==> flow/design.v <==
module regfile(clock,raddr1,rout1,raddr2,rout2,wen,waddr,win);
    input clock;    
    input wen; 
    input [15:0] win;
    input [2:0] raddr1,raddr2;
    input [2:0] waddr;
    output [15:0] rout1,rout2;
    reg [15:0] ram[7:0];
    assign rout1 = ram[raddr1];
    assign rout2 = ram[raddr2];
    always @(posedge clock) 
    begin
        ram[0]<=16'b0;
        if (wen) 
        begin
            if(waddr!=0) ram[waddr]<= win;
        end
    end
endmodule
module fetch_module(clock,reset,brbus,inst,imem_addr,imem_data);
    input clock;
    input reset;
    input [17:0]brbus;
    output [11:0]imem_addr;  
    input [15:0]imem_data;   
    output [15:0]inst;  
    reg [15:0]inst;
    reg [15:0] pc;
    wire brbus_valid;  
    wire brbus_taken;  
    wire [15:0]brbus_offset;
    assign brbus_valid=brbus[17];
    assign brbus_taken=brbus[16];
    assign brbus_offset=brbus[15:0];
    wire [15:0]rom_out;
    assign imem_addr=pc[12:1];
    assign rom_out=imem_data;
    reg rom_en;
    always @(posedge clock) begin
        if(reset==1) begin
            rom_en<=0;
        end
        else begin
            rom_en<=1;
        end
    end
    always @(posedge clock) begin
        if(reset==1) begin
            pc<=0;
        end
        else if(brbus_taken==1) begin
            pc<=pc+brbus_offset;
        end
        else if(brbus_valid==1) begin
            pc<=pc+2;
        end
    end
    always @(posedge clock) begin
        if(reset==1) begin
            inst<=0;
        end
        else begin
            inst<=(rom_en==1)? rom_out:16'h0000;
        end
    end
endmodule  
module decode_module(clock,reset,inst,ex_dest,mem_dest,wb_dest,wbbus,brbus,idbus);
    input clock;
    input reset;
    input [15:0]inst;
    input [2:0] ex_dest,mem_dest,wb_dest;
    input [19:0]wbbus;
    output [55:0]idbus;
    reg [55:0] idbus;
    output [17:0]brbus;
    wire wbbus_valid;
    wire [2:0]wbbus_dest;
    wire [15:0]wbbus_value;
    reg idbus_valid;
    wire [3:0]idbus_op;
    wire [2:0]idbus_dest;
    wire [15:0]idbus_value1;
    wire [15:0]idbus_value2;
    wire [15:0]idbus_stvalue;
    reg brbus_valid;
    reg brbus_taken;
    reg [15:0]brbus_offset;
    assign wbbus_valid=wbbus[19];
    assign wbbus_dest=wbbus[18:16];
    assign wbbus_value=wbbus[15:0];
    reg [15:0] inst_save;
    reg inst_save_valid;
    always @(posedge clock) begin
        if(reset==1) begin
            inst_save<=0;
            inst_save_valid<=1'b0;
        end
        else begin
            if(brbus_valid==1) begin
                inst_save<=0;
                inst_save_valid<=1'b0;
            end
            else if(inst_save_valid==1'b0) begin
                inst_save<=inst;
                inst_save_valid<=1'b1;
            end
        end
    end
    reg [15:0] cur_inst;
    always @(*) begin
        if(inst_save_valid==0) begin
            cur_inst<=inst;
        end
        else begin
            cur_inst<=inst_save;
        end
    end
    reg [2:0]reg_rd_addr2;
    always @(*) begin
        if(cur_inst[15:12]==4'b1011) begin  
            reg_rd_addr2<=cur_inst[11:9];
        end
        else begin
            reg_rd_addr2<=cur_inst[5:3];
        end
    end
    regfile registers(.clock(clock),.raddr1(cur_inst[8:6]),.rout1(idbus_value1),.raddr2(reg_rd_addr2),
                .rout2(idbus_value2),.wen(wbbus_valid),.waddr(wbbus_dest),.win(wbbus_value));
    assign idbus_stvalue={{11{cur_inst[5]}},cur_inst[4:0]};
    assign idbus_op=cur_inst[15:12];
    assign idbus_dest=cur_inst[11:9];
    reg reset_over;
    always @(posedge clock) begin
        if(reset==1) begin
            reset_over<=0;
        end
        else begin
            reset_over<=1;
        end
    end
    always @(*) begin
        if(reset_over==1) begin
            brbus_valid<=1'b1;
        end
        else begin
            brbus_valid<=1'b0;
        end
        if((cur_inst[8:6]!=0)&&((cur_inst[8:6]==ex_dest)||(cur_inst[8:6]==mem_dest)||(cur_inst[8:6]==wb_dest))) begin
            brbus_valid<=1'b0;
        end
        if(cur_inst[15:14]!=4'b11) begin
            if((cur_inst[11:9]!=0)&&((cur_inst[11:9]==ex_dest)||(cur_inst[11:9]==mem_dest)||(cur_inst[11:9]==wb_dest))) begin
                brbus_valid<=1'b0;
            end
            if((cur_inst[15]==1'b0)||(cur_inst[15:12]==4'b1000)) begin
                if((cur_inst[5:3]!=0)&&((cur_inst[5:3]==ex_dest)||(cur_inst[5:3]==mem_dest)||(cur_inst[5:3]==wb_dest))) begin
                    brbus_valid<=1'b0;
                end
            end
        end
    end
    always @(*) begin
        brbus_taken<=1'b0;
        brbus_offset<=16'h0000;
        if(cur_inst[15:14]==2'b11) begin  
            if((cur_inst[8:6]==0)||((cur_inst[8:6]!=ex_dest)&&(cur_inst[8:6]!=mem_dest)&&(cur_inst[8:6]!=wb_dest))) begin
                case(cur_inst[10:9])
                    2'b00: begin  
                        if(idbus_value1==0) begin
                            brbus_taken<=1'b1;
                            brbus_offset<={{11{cur_inst[5]}},cur_inst[4:0]};
                        end
                    end
                    2'b01: begin  
                        if((idbus_value1[15]==0)&&(idbus_value1[14:0]!=0)) begin
                            brbus_taken<=1'b1;
                            brbus_offset<={{11{cur_inst[5]}},cur_inst[4:0]};
                        end
                    end
                    2'b10: begin  
                        if((idbus_value1[15]==1)||(idbus_value1==0)) begin
                            brbus_taken<=1'b1;
                            brbus_offset<={{11{cur_inst[5]}},cur_inst[4:0]};
                        end
                    end
                endcase
            end
        end
    end
    always @(posedge clock) begin
        if(reset==1) begin
            idbus_valid<=0;
        end
        else begin
            idbus_valid<=brbus_valid;
        end
    end
    assign brbus[17]=brbus_valid;
    assign brbus[16]=brbus_taken;
    assign brbus[15:0]=brbus_offset;
    always @(posedge clock) begin
        if(reset==1) begin
            idbus<=0;
        end
        else begin
            idbus[55]<=brbus_valid;
            idbus[54:51]<=idbus_op;
            idbus[50:48]<=idbus_dest;
            idbus[47:32]<=idbus_value1;
            idbus[31:16]<=idbus_value2;
            idbus[15:0]<=idbus_stvalue;
        end
    end
endmodule
module alu_module(clock,reset,idbus,exbus,ex_dest);
    input clock;
    input reset;
    input [55:0]idbus;
    output [39:0]exbus;
    reg [39:0]exbus;
    output [2:0]ex_dest;
    reg [2:0]ex_dest;
    wire idbus_valid;
    wire [3:0]idbus_op;
    wire [2:0]idbus_dest;
    wire [15:0]idbus_value1;
    wire [15:0]idbus_value2;
    wire [15:0]idbus_stvalue;
    reg exbus_valid;
    reg [3:0]exbus_op;
    reg [2:0]exbus_dest;
    reg [15:0]exbus_exresult;
    reg [15:0]exbus_stvalue;
    assign idbus_valid=idbus[55];
    assign idbus_op=idbus[54:51];
    assign idbus_dest=idbus[50:48];
    assign idbus_value1=idbus[47:32];
    assign idbus_value2=idbus[31:16];
    assign idbus_stvalue=idbus[15:0];
    always @(*) begin
        if(idbus_valid==1) begin
            ex_dest<=idbus_dest;
        end
        else begin
            ex_dest<=0;
        end
    end
    always @(*) begin
        exbus_valid<=0;
        exbus_op<=0;
        exbus_dest<=0;
        exbus_exresult<=16'h0000;
        exbus_stvalue<=16'h0000;
        if(idbus_valid==1'b1) begin
            exbus_valid<=1;
            exbus_op<=idbus_op;
            exbus_dest<=idbus_dest;
            case(idbus_op)
                4'b0001: begin  
                    exbus_exresult<=idbus_value1+idbus_value2;
                end
                4'b0010: begin  
                    exbus_exresult<=idbus_value1-idbus_value2;
                end
                4'b0011: begin  
                    exbus_exresult<=idbus_value1&idbus_value2;
                end
                4'b0100: begin  
                    exbus_exresult<=idbus_value1|idbus_value2;
                end
                4'b0101: begin  
                    exbus_exresult<=~idbus_value1;
                end
                4'b0110: begin  
                    exbus_exresult<=idbus_value1<<idbus_value2[3:0];
                end
                4'b0111: begin  
                    exbus_exresult<=(~(16'hffff>>idbus_value2[3:0]))|(idbus_value1>>idbus_value2[3:0]);
                end
                4'b1000: begin  
                    exbus_exresult<=idbus_value1>>idbus_value2[3:0];
                end
                4'b1001: begin  
                    exbus_exresult<=idbus_value1+idbus_stvalue;
                end
                4'b1010: begin  
                    exbus_exresult<=idbus_value1+idbus_stvalue;
                end
                4'b1011: begin  
                    exbus_exresult<=idbus_value1+idbus_stvalue;
                    exbus_stvalue<=idbus_value2;
                end
            endcase
        end
    end
    always @(posedge clock) begin
        if(reset==1) begin
            exbus<=0;
        end
        else begin
            exbus[39]<=exbus_valid;
            exbus[38:35]<=exbus_op;
            exbus[34:32]<=exbus_dest;
            exbus[31:16]<=exbus_exresult;
            exbus[15:0]<=exbus_stvalue;
        end
    end
endmodule 
module mem_module(clock,reset,exbus,membus,mem_dest,dmem_addr,dmem_we,dmem_wdata,dmem_rdata);
    input clock;
    input reset;
    output [11:0]dmem_addr;   
    output dmem_we;           
    output [15:0]dmem_wdata;  
    input [15:0]dmem_rdata;   
    input [39:0]exbus;
    output [39:0]membus;
    reg [39:0] membus;
    output [2:0]mem_dest;
    reg [2:0]mem_dest;
    wire exbus_valid;
    wire [3:0]exbus_op;
    wire [2:0]exbus_dest;
    wire [15:0]exbus_exresult;
    wire [15:0]exbus_stvalue;
    wire membus_valid;
    wire [3:0]membus_op;
    wire [2:0]membus_dest;
    wire [15:0]membus_exresult;
    wire [15:0]membus_memresult;
    assign exbus_valid=exbus[39];
    assign exbus_op=exbus[38:35];
    assign exbus_dest=exbus[34:32];
    assign exbus_exresult=exbus[31:16];
    assign exbus_stvalue=exbus[15:0];
    always @(*) begin
        if(exbus_valid==1) begin
            mem_dest<=exbus_dest;
        end
        else begin
            mem_dest<=0;
        end
end
    reg rd_wr;  
    always @(*) begin
        rd_wr<=0;
        if(exbus_op==4'b1011) begin  
            rd_wr<=1;
        end
    end
    assign membus_valid=exbus_valid;
    assign membus_op=exbus_op;
    assign membus_dest=exbus_dest;
    assign membus_exresult=exbus_exresult;
    assign dmem_addr=exbus_exresult[11:0];
    assign dmem_we=rd_wr;
    assign dmem_wdata=exbus_stvalue;
    assign membus_memresult=dmem_rdata;
    always @(posedge clock) begin
        if(reset==1) begin
            membus<=0;
        end
        else begin
            membus[39]<=membus_valid;
            membus[38:35]<=membus_op;
            membus[34:32]<=membus_dest;
            membus[31:16]<=membus_exresult;
            membus[15:0]<=membus_memresult;
        end
    end
endmodule 
module wb_module(clock,reset,membus,wbbus,wb_dest);
    input clock;
    input reset;
    input [39:0]membus;
    output [19:0]wbbus;
    reg [19:0]wbbus;
    output [2:0]wb_dest;
    reg [2:0]wb_dest;
    wire membus_valid;
    wire [3:0]membus_op;
    wire [2:0]membus_dest;
    wire [15:0]membus_exresult;
    wire [15:0]membus_memresult;
    reg wbbus_valid;
    reg [2:0]wbbus_dest;
    reg [15:0]wbbus_value;
    assign membus_valid=membus[39];
    assign membus_op=membus[38:35];
    assign membus_dest=membus[34:32];
    assign membus_exresult=membus[31:16];
    assign membus_memresult=membus[15:0];
    always @(*) begin
        if(membus_valid==1) begin
            wb_dest<=membus_dest;
        end
        else begin
            wb_dest<=0;
        end
    end
    always @(*) begin
        wbbus_valid<=0;
        wbbus_dest<=0;
        wbbus_value<=0;
        if(membus_valid==1) begin
            if((membus_op[3]==1'b0)||((membus_op[3:2]==2'b10)&&(membus_op[1:0]!=2'b11))) begin
                wbbus_valid<=1;
                wbbus_dest<=membus_dest;
                wbbus_value<=(membus_op[3:1]==3'b101)? membus_memresult:membus_exresult;
            end
        end
    end
    always @(*) begin
        wbbus[19]<=wbbus_valid;
        wbbus[18:16]<=wbbus_dest;
        wbbus[15:0]<=wbbus_value;
    end
endmodule
module cpu(clock,reset,imem_addr,imem_data,dmem_addr,dmem_we,dmem_wdata,dmem_rdata);
    input clock;
    input reset;
    output [11:0]imem_addr;
    input [15:0]imem_data;
    output [11:0]dmem_addr;
    output dmem_we;
    output [15:0]dmem_wdata;
    input [15:0]dmem_rdata;
    wire [17:0]brbus;
    wire [15:0]inst;
    wire [2:0] ex_dest,mem_dest,wb_dest;
    wire [19:0]wbbus;
    wire [55:0]idbus;
    wire [39:0]exbus;
    wire [39:0]membus;
    fetch_module fetch(.clock(clock),.reset(reset),.brbus(brbus),.inst(inst),.imem_addr(imem_addr),.imem_data(imem_data));
    decode_module decode(.clock(clock),.reset(reset),.inst(inst),.ex_dest(ex_dest),.mem_dest(mem_dest),
                        .wb_dest(wb_dest),.wbbus(wbbus),.brbus(brbus),.idbus(idbus));
    alu_module alu(.clock(clock),.reset(reset),.idbus(idbus),.exbus(exbus),.ex_dest(ex_dest));
    mem_module mem(.clock(clock),.reset(reset),.exbus(exbus),.membus(membus),.mem_dest(mem_dest),
                   .dmem_addr(dmem_addr),.dmem_we(dmem_we),.dmem_wdata(dmem_wdata),.dmem_rdata(dmem_rdata));
    wb_module wb(.clock(clock),.reset(reset),.membus(membus),.wbbus(wbbus),.wb_dest(wb_dest));
endmodule
# ---- From RTL to reports: cpu
# Tool output for the design above, in the order of the flow.
# Line numbers count from 1 in the design file above.
# Cell names lack the library's common part.
# A cell with n/a has no value.
dict set report setup {
  design {cpu}
  clock_port {clock}
  lib {sky130hd}
  lib_corner {tt_025C_1v80}
}

# ---- Elaborated design
# Yosys after proc, flatten, opt, wreduce and memory -nomap, before mapping. Memory bits, and registers merged into a memory's read port (data or address), are not among the register bits. Print and check cells are not counted. Equal cells are merged and count once.
# Memory sizes are those after Yosys's memory passes, which may raise the word count (mostly to a power of two), join words into wider ones and drop unused or constant bits.
dict set report op_classes {
  eq_ne 33
  reduce_logical 31
  shift 3
  logic 11
  mux 42
  add_sub_neg 5
}
# op count
set ops {}
lappend ops {{16-bit 2-to-1 mux} 13}
lappend ops {{16-bit case mux with 9-bit select} 1}
lappend ops {{16-bit adder} 3}
lappend ops {{16-bit case mux with 3-bit select} 1}
lappend ops {{16-bit OR} 2}
lappend ops {{16-bit NOT} 2}
lappend ops {{4-bit == test (second input constant)} 7}
lappend ops {{3-bit == test} 9}
lappend ops {{3-bit 2-to-1 mux} 8}
lappend ops {{1-bit 2-to-1 mux} 18}
lappend ops {{16-bit subtractor} 1}
lappend ops {{16-bit bitwise AND} 1}
lappend ops {{16-bit by 2-bit adder with 16-bit output (second input constant)} 1}
lappend ops {{16-bit by 4-bit left shift with 16-bit output} 1}
lappend ops {{16-bit by 4-bit right shift with 16-bit output} 1}
lappend ops {{16-bit by 4-bit right shift with 16-bit output (first input constant)} 1}
lappend ops {{16-bit zero test} 1}
lappend ops {{4-bit by 3-bit == test with 1-bit output (second input constant)} 4}
lappend ops {{15-bit nonzero test} 1}
lappend ops {{3-bit nonzero test} 4}
lappend ops {{1-bit logical OR} 10}
lappend ops {{3-bit != test} 3}
lappend ops {{4-bit by 2-bit == test with 1-bit output (second input constant)} 2}
lappend ops {{1-bit logical AND} 7}
lappend ops {{1-bit NOT} 6}
lappend ops {{2-bit == test (second input constant)} 3}
lappend ops {{2-bit OR reduction} 3}
lappend ops {{3-bit OR reduction} 2}
# Other operator kinds: 8; their cells: 9.
dict set report word_totals {
  wordCells 146
  output_inout_bits 41
  regBits 160
  n_memories 1
  mem_bits_rw 128
  clocked_rd_ports_x_width 16
  in_bits 34
}
# name words width read_ports write_ports line
set memory_table {}
lappend memory_table {decode.registers.ram 8 16 2 2 8} ;# reg [15:0] ram[7:0];

# ---- Depth
# Longest topological path by Yosys (ltp), each cell counted once; first at word level (registers and memories cut), then after technology mapping (sequential cells cut; the memories' decode and read muxes count).
dict set report depth {
  depth_word 12
  abc_area 0
  ltp_mapped 25
  mapped_depth_nobuf 20
}

# ---- Synthesis result
# The flow's flattened synthesis, as Yosys stat reports it; memories are mapped. The netlist is that of the ABC_AREA named above (0 if unset); the other value can give another one.
dict set report synth_totals {
  stdcells 1587
  ffs 301
  seq_area_mm2 0.0071469
  mapped_area_mm2 0.0157451
  buffers 136
}
# cell count
set types {}
lappend types {dfxtp_1 189}
lappend types {edfxtp_1 112}
lappend types {mux4_2 43}
lappend types {mux2i_1 80}
lappend types {nor2_1 196}
lappend types {a21oi_1 107}
lappend types {o21ai_0 95}
lappend types {ha_1 32}
lappend types {nand2_1 106}
lappend types {buf_4 44}
lappend types {nor2b_1 52}
lappend types {xnor2_1 35}
lappend types {and2_1 46}
lappend types {clkbuf_1 64}
lappend types {o211ai_1 24}
lappend types {a221oi_1 18}
lappend types {a21o_1 20}
lappend types {nor3_1 30}
# Not listed: further types 58, cells in them 294.
# The figures by module come from a second, unflattened synthesis with its own total; it is not the netlist above.
dict set report hier_totals {
  cells_unflattened 1488
  hier_area_mm2 0.0167123
}
# Rows give one instance, submodules left out.
# module mod_area_mm2 n_cells n_inst
set modules {}
lappend modules {regfile 0.0058831 255 1}
lappend modules {alu_module 0.0045081 600 1}
lappend modules {decode_module 0.0027864 263 1}
lappend modules {fetch_module 0.0017479 188 1}
lappend modules {mem_module 0.0013951 116 1}
lappend modules {wb_module 0.0003916 66 1}
lappend modules {cpu 0 0 1}

# ---- Worst setup path after synthesis
# OpenSTA on the mapped netlist: ideal clock, no wires. The path of least setup slack (recovery checks aside). Input and output delay are each 20% of the period. Register names are those of the netlist, which keeps one name where synthesis merged equal registers.
dict set report synth_path {
  path_type {reg-to-reg}
  start {register decode.inst_save_valid}
  end {register fetch.pc[12]}
  required_ns 7.927
  setup_time_ns 0.073
  driving_pins 26
  slack_ns 2.842
  arrival_ns 5.085
  delay_ns 5.158
  path_buffers 5
  clock_period_ns 8.0
  t_first_pin_ns 0.000
  period_less_setup_slack_ns 5.158
}
# "delay_ns" is the arrival time less input delay plus setup time.
# "driving_pins" counts driving pins, that of a launching flip-flop among them; a cell with two outputs on the path counts twice.
# "period_less_setup_slack_ns" = period - worst setup slack (recovery checks aside). The figure is calculated, with input and output delays left at 20% of the set period.
# Between the ends stands the longest chain of elaborated cells between them, by number of cells; it is not shown to be the way that was timed. Of several equally long chains one is given.
# Each line given opens the expression or statement behind the cell; cells for indexed reads and writes are added by Yosys, which also makes memories of some case tables.
# A register here has more assigning lines than the two given.
dict set report synth_via {
  cell_sequence {dfxtp_1 buf_6 mux2_4 buf_4 buf_2 mux2i_1 o22ai_1 a21oi_1 nand4_1 nor4_2 mux2i_1 and2_1 buf_2 buf_6 nor2_1 ha_1 fa_1 a21oi_1 o21ai_0 and2_1 o41ai_1 o21ai_0 o41ai_1 xor2_1 a211o_1 o211ai_2}
  elab_chain_cells 12
}
# element line
set synth_rtl {}
lappend synth_rtl {{start: declaration} 92} ;# reg inst_save_valid;
lappend synth_rtl {{start: assignment} 96} ;# inst_save_valid<=1'b0;
lappend synth_rtl {{start: assignment} 101} ;# inst_save_valid<=1'b0;
lappend synth_rtl {{16-bit 2-to-1 mux} 111} ;# if(inst_save_valid==0) begin
lappend synth_rtl {{3-bit == test} 148} ;# if((cur_inst[8:6]!=0)&&((cur_inst[8:6]==ex_dest)||(cur_inst[8:6]==mem_dest)||(cur_inst[8:6]==wb_dest))) begin
lappend synth_rtl {{1-bit logical OR x2} 148}
lappend synth_rtl {{1-bit logical AND} 148}
lappend synth_rtl {{1-bit 2-to-1 mux} 148}
lappend synth_rtl {{1-bit 2-to-1 mux} 152} ;# if((cur_inst[11:9]!=0)&&((cur_inst[11:9]==ex_dest)||(cur_inst[11:9]==mem_dest)||(cur_inst[11:9]==wb_dest))) be ...
lappend synth_rtl {{1-bit 2-to-1 mux} 156} ;# if((cur_inst[5:3]!=0)&&((cur_inst[5:3]==ex_dest)||(cur_inst[5:3]==mem_dest)||(cur_inst[5:3]==wb_dest))) begin
lappend synth_rtl {{1-bit 2-to-1 mux} 155} ;# if((cur_inst[15]==1'b0)||(cur_inst[15:12]==4'b1000)) begin
lappend synth_rtl {{1-bit 2-to-1 mux} 151} ;# if(cur_inst[15:14]!=4'b11) begin
lappend synth_rtl {{16-bit 2-to-1 mux} 54} ;# else if(brbus_valid==1) begin
lappend synth_rtl {{16-bit 2-to-1 mux} 51} ;# else if(brbus_taken==1) begin
lappend synth_rtl {{end: assignment} 52} ;# pc<=pc+brbus_offset;
lappend synth_rtl {{end: assignment} 55} ;# pc<=pc+2;
lappend synth_rtl {{end: declaration} 28} ;# reg [15:0] pc;

# ---- Worst path after layout
# Path of least setup slack in the final report of entry A (OpenROAD, finished layout, wires in). Where an end is a register, its clock arrival counts in the times.
dict set report layout_path {
  path_type {reg-to-reg}
  start {register fetch.inst[6]}
  end {register fetch.pc[12]}
  clock_period_ns 8.7
  driving_pins 21
  arrival_ns 6.78
  slack_ns 2.35
  path_buffers 1
  setup_time_ns 0.06
  required_ns 9.13
  t_first_pin_ns 0.53
}
# Between the ends stands the longest chain of elaborated cells between them, by number of cells; it is not shown to be the way that was timed. Of several equally long chains one is given.
# A register here has more assigning lines than the two given.
dict set report layout_via {
  cell_sequence {dfxtp_1 mux2_8 mux4_2 mux2i_1 nand4_1 nor4_2 mux2i_1 buf_4 and2_4 nor2_1 ha_1 fa_1 a21oi_1 o21ai_0 and2_1 o41ai_1 o21ai_0 o41ai_1 xor2_1 a211o_1 o211ai_2}
  elab_chain_cells 12
}
# element line
set layout_rtl {}
lappend layout_rtl {{start: declaration} 26} ;# output [15:0]inst;
lappend layout_rtl {{start: assignment} 60} ;# inst<=0;
lappend layout_rtl {{start: assignment} 63} ;# inst<=(rom_en==1)? rom_out:16'h0000;
lappend layout_rtl {{16-bit 2-to-1 mux} 111} ;# if(inst_save_valid==0) begin
lappend layout_rtl {{3-bit == test} 148} ;# if((cur_inst[8:6]!=0)&&((cur_inst[8:6]==ex_dest)||(cur_inst[8:6]==mem_dest)||(cur_inst[8:6]==wb_dest))) begin
lappend layout_rtl {{1-bit logical OR x2} 148}
lappend layout_rtl {{1-bit logical AND} 148}
lappend layout_rtl {{1-bit 2-to-1 mux} 148}
lappend layout_rtl {{1-bit 2-to-1 mux} 152} ;# if((cur_inst[11:9]!=0)&&((cur_inst[11:9]==ex_dest)||(cur_inst[11:9]==mem_dest)||(cur_inst[11:9]==wb_dest))) be ...
lappend layout_rtl {{1-bit 2-to-1 mux} 156} ;# if((cur_inst[5:3]!=0)&&((cur_inst[5:3]==ex_dest)||(cur_inst[5:3]==mem_dest)||(cur_inst[5:3]==wb_dest))) begin
lappend layout_rtl {{1-bit 2-to-1 mux} 155} ;# if((cur_inst[15]==1'b0)||(cur_inst[15:12]==4'b1000)) begin
lappend layout_rtl {{1-bit 2-to-1 mux} 151} ;# if(cur_inst[15:14]!=4'b11) begin
lappend layout_rtl {{16-bit 2-to-1 mux} 54} ;# else if(brbus_valid==1) begin
lappend layout_rtl {{16-bit 2-to-1 mux} 51} ;# else if(brbus_taken==1) begin
lappend layout_rtl {{end: assignment} 52} ;# pc<=pc+brbus_offset;
lappend layout_rtl {{end: assignment} 55} ;# pc<=pc+2;
lappend layout_rtl {{end: declaration} 28} ;# reg [15:0] pc;

; Measured results for cpu: 5 stored runs of the Yosys and OpenROAD flow on sky130hd. The settings differ; the order carries no meaning. The constraints put input and output delay at 20% of the set period each and load the outputs with 0.01 pF.
; "achieved_period_ns" means the clock period less the worst setup slack. The figure is calculated, with input and output delays left at 20% of the set period.

[entry A: settings]
ABC_AREA = 0
CAP_MARGIN = 10
CELL_PAD_IN_SITES_DETAIL_PLACEMENT = 0
CORE_UTILIZATION = 39
CTS_CLUSTER_DIAMETER = 122
CTS_CLUSTER_SIZE = 90
GPL_ROUTABILITY_DRIVEN = 1
GPL_TIMING_DRIVEN = 1
HOLD_SLACK_MARGIN = 0.18
PLACE_DENSITY_LB_ADDON = 0.15
SETUP_SLACK_MARGIN = 1.98
TNS_END_PERCENT = 55
period_ns = 8.7
CORE_MARGIN = 2
SLEW_MARGIN = 20
[entry A: results]
setup_tns_ns = 0.000
achieved_period_ns = 6.352
yosys_chip_area_mm2 = 0.0157451
die_footprint_mm2 = 0.0419943
final_setup_ws_ns = 2.348
finalCellArea_mm2 = 0.0172453
finish.utilization_pct = 43.3

[entry B: settings]
CAP_MARGIN = 40
CELL_PAD_IN_SITES_DETAIL_PLACEMENT = 2
CORE_UTILIZATION = 24
GPL_TIMING_DRIVEN = 0
MAX_ROUTING_LAYER = met5
PLACE_DENSITY = 0.37
period_ns = 9.74
CORE_MARGIN = 2
SLEW_MARGIN = 20
[entry B: results]
final_setup_ws_ns = 2.062
finish.utilization_pct = 29.7
yosys_chip_area_mm2 = 0.0157451
setup_tns_ns = 0.000
finalCellArea_mm2 = 0.0191884
die_footprint_mm2 = 0.0676702
achieved_period_ns = 7.678

[entry C: settings]
CELL_PAD_IN_SITES_DETAIL_PLACEMENT = 0
CORE_ASPECT_RATIO = 1.5
CORE_UTILIZATION = 40
CTS_CLUSTER_DIAMETER = 313
CTS_CLUSTER_SIZE = 90
GPL_TIMING_DRIVEN = 0
MAX_ROUTING_LAYER = met5
MIN_ROUTING_LAYER = met2
PLACE_DENSITY_LB_ADDON = 0.05
SLEW_MARGIN = 25
period_ns = 8.0
CAP_MARGIN = 20
CORE_MARGIN = 2
[entry C: results]
final_setup_ws_ns = 0.676
setup_tns_ns = 0.000
finish.utilization_pct = 45.0
die_footprint_mm2 = 0.0409991
finalCellArea_mm2 = 0.0175781
achieved_period_ns = 7.324
yosys_chip_area_mm2 = 0.0157451

[entry D: settings]
CORE_ASPECT_RATIO = 1.5
CORE_UTILIZATION = 40
PLACE_DENSITY_LB_ADDON = 0.05
period_ns = 8.0
CAP_MARGIN = 20
CORE_MARGIN = 2
SLEW_MARGIN = 20
[entry D: results]
finalCellArea_mm2 = 0.0177921
finish.utilization_pct = 45.5
setup_tns_ns = 0.000
final_setup_ws_ns = 1.228
die_footprint_mm2 = 0.0409991
yosys_chip_area_mm2 = 0.0157451
achieved_period_ns = 6.772

[entry E: settings]
CELL_PAD_IN_SITES_DETAIL_PLACEMENT = 1
CELL_PAD_IN_SITES_GLOBAL_PLACEMENT = 1
CORE_ASPECT_RATIO = 1.37
CORE_UTILIZATION = 71
CTS_CLUSTER_DIAMETER = 101
GPL_TIMING_DRIVEN = 0
MAX_ROUTING_LAYER = met4
PLACE_DENSITY_LB_ADDON = 0.15
period_ns = 10.4
CAP_MARGIN = 20
CORE_MARGIN = 2
SLEW_MARGIN = 20
[entry E: results]
outcome = not finished: placement ended with error FLW-0024
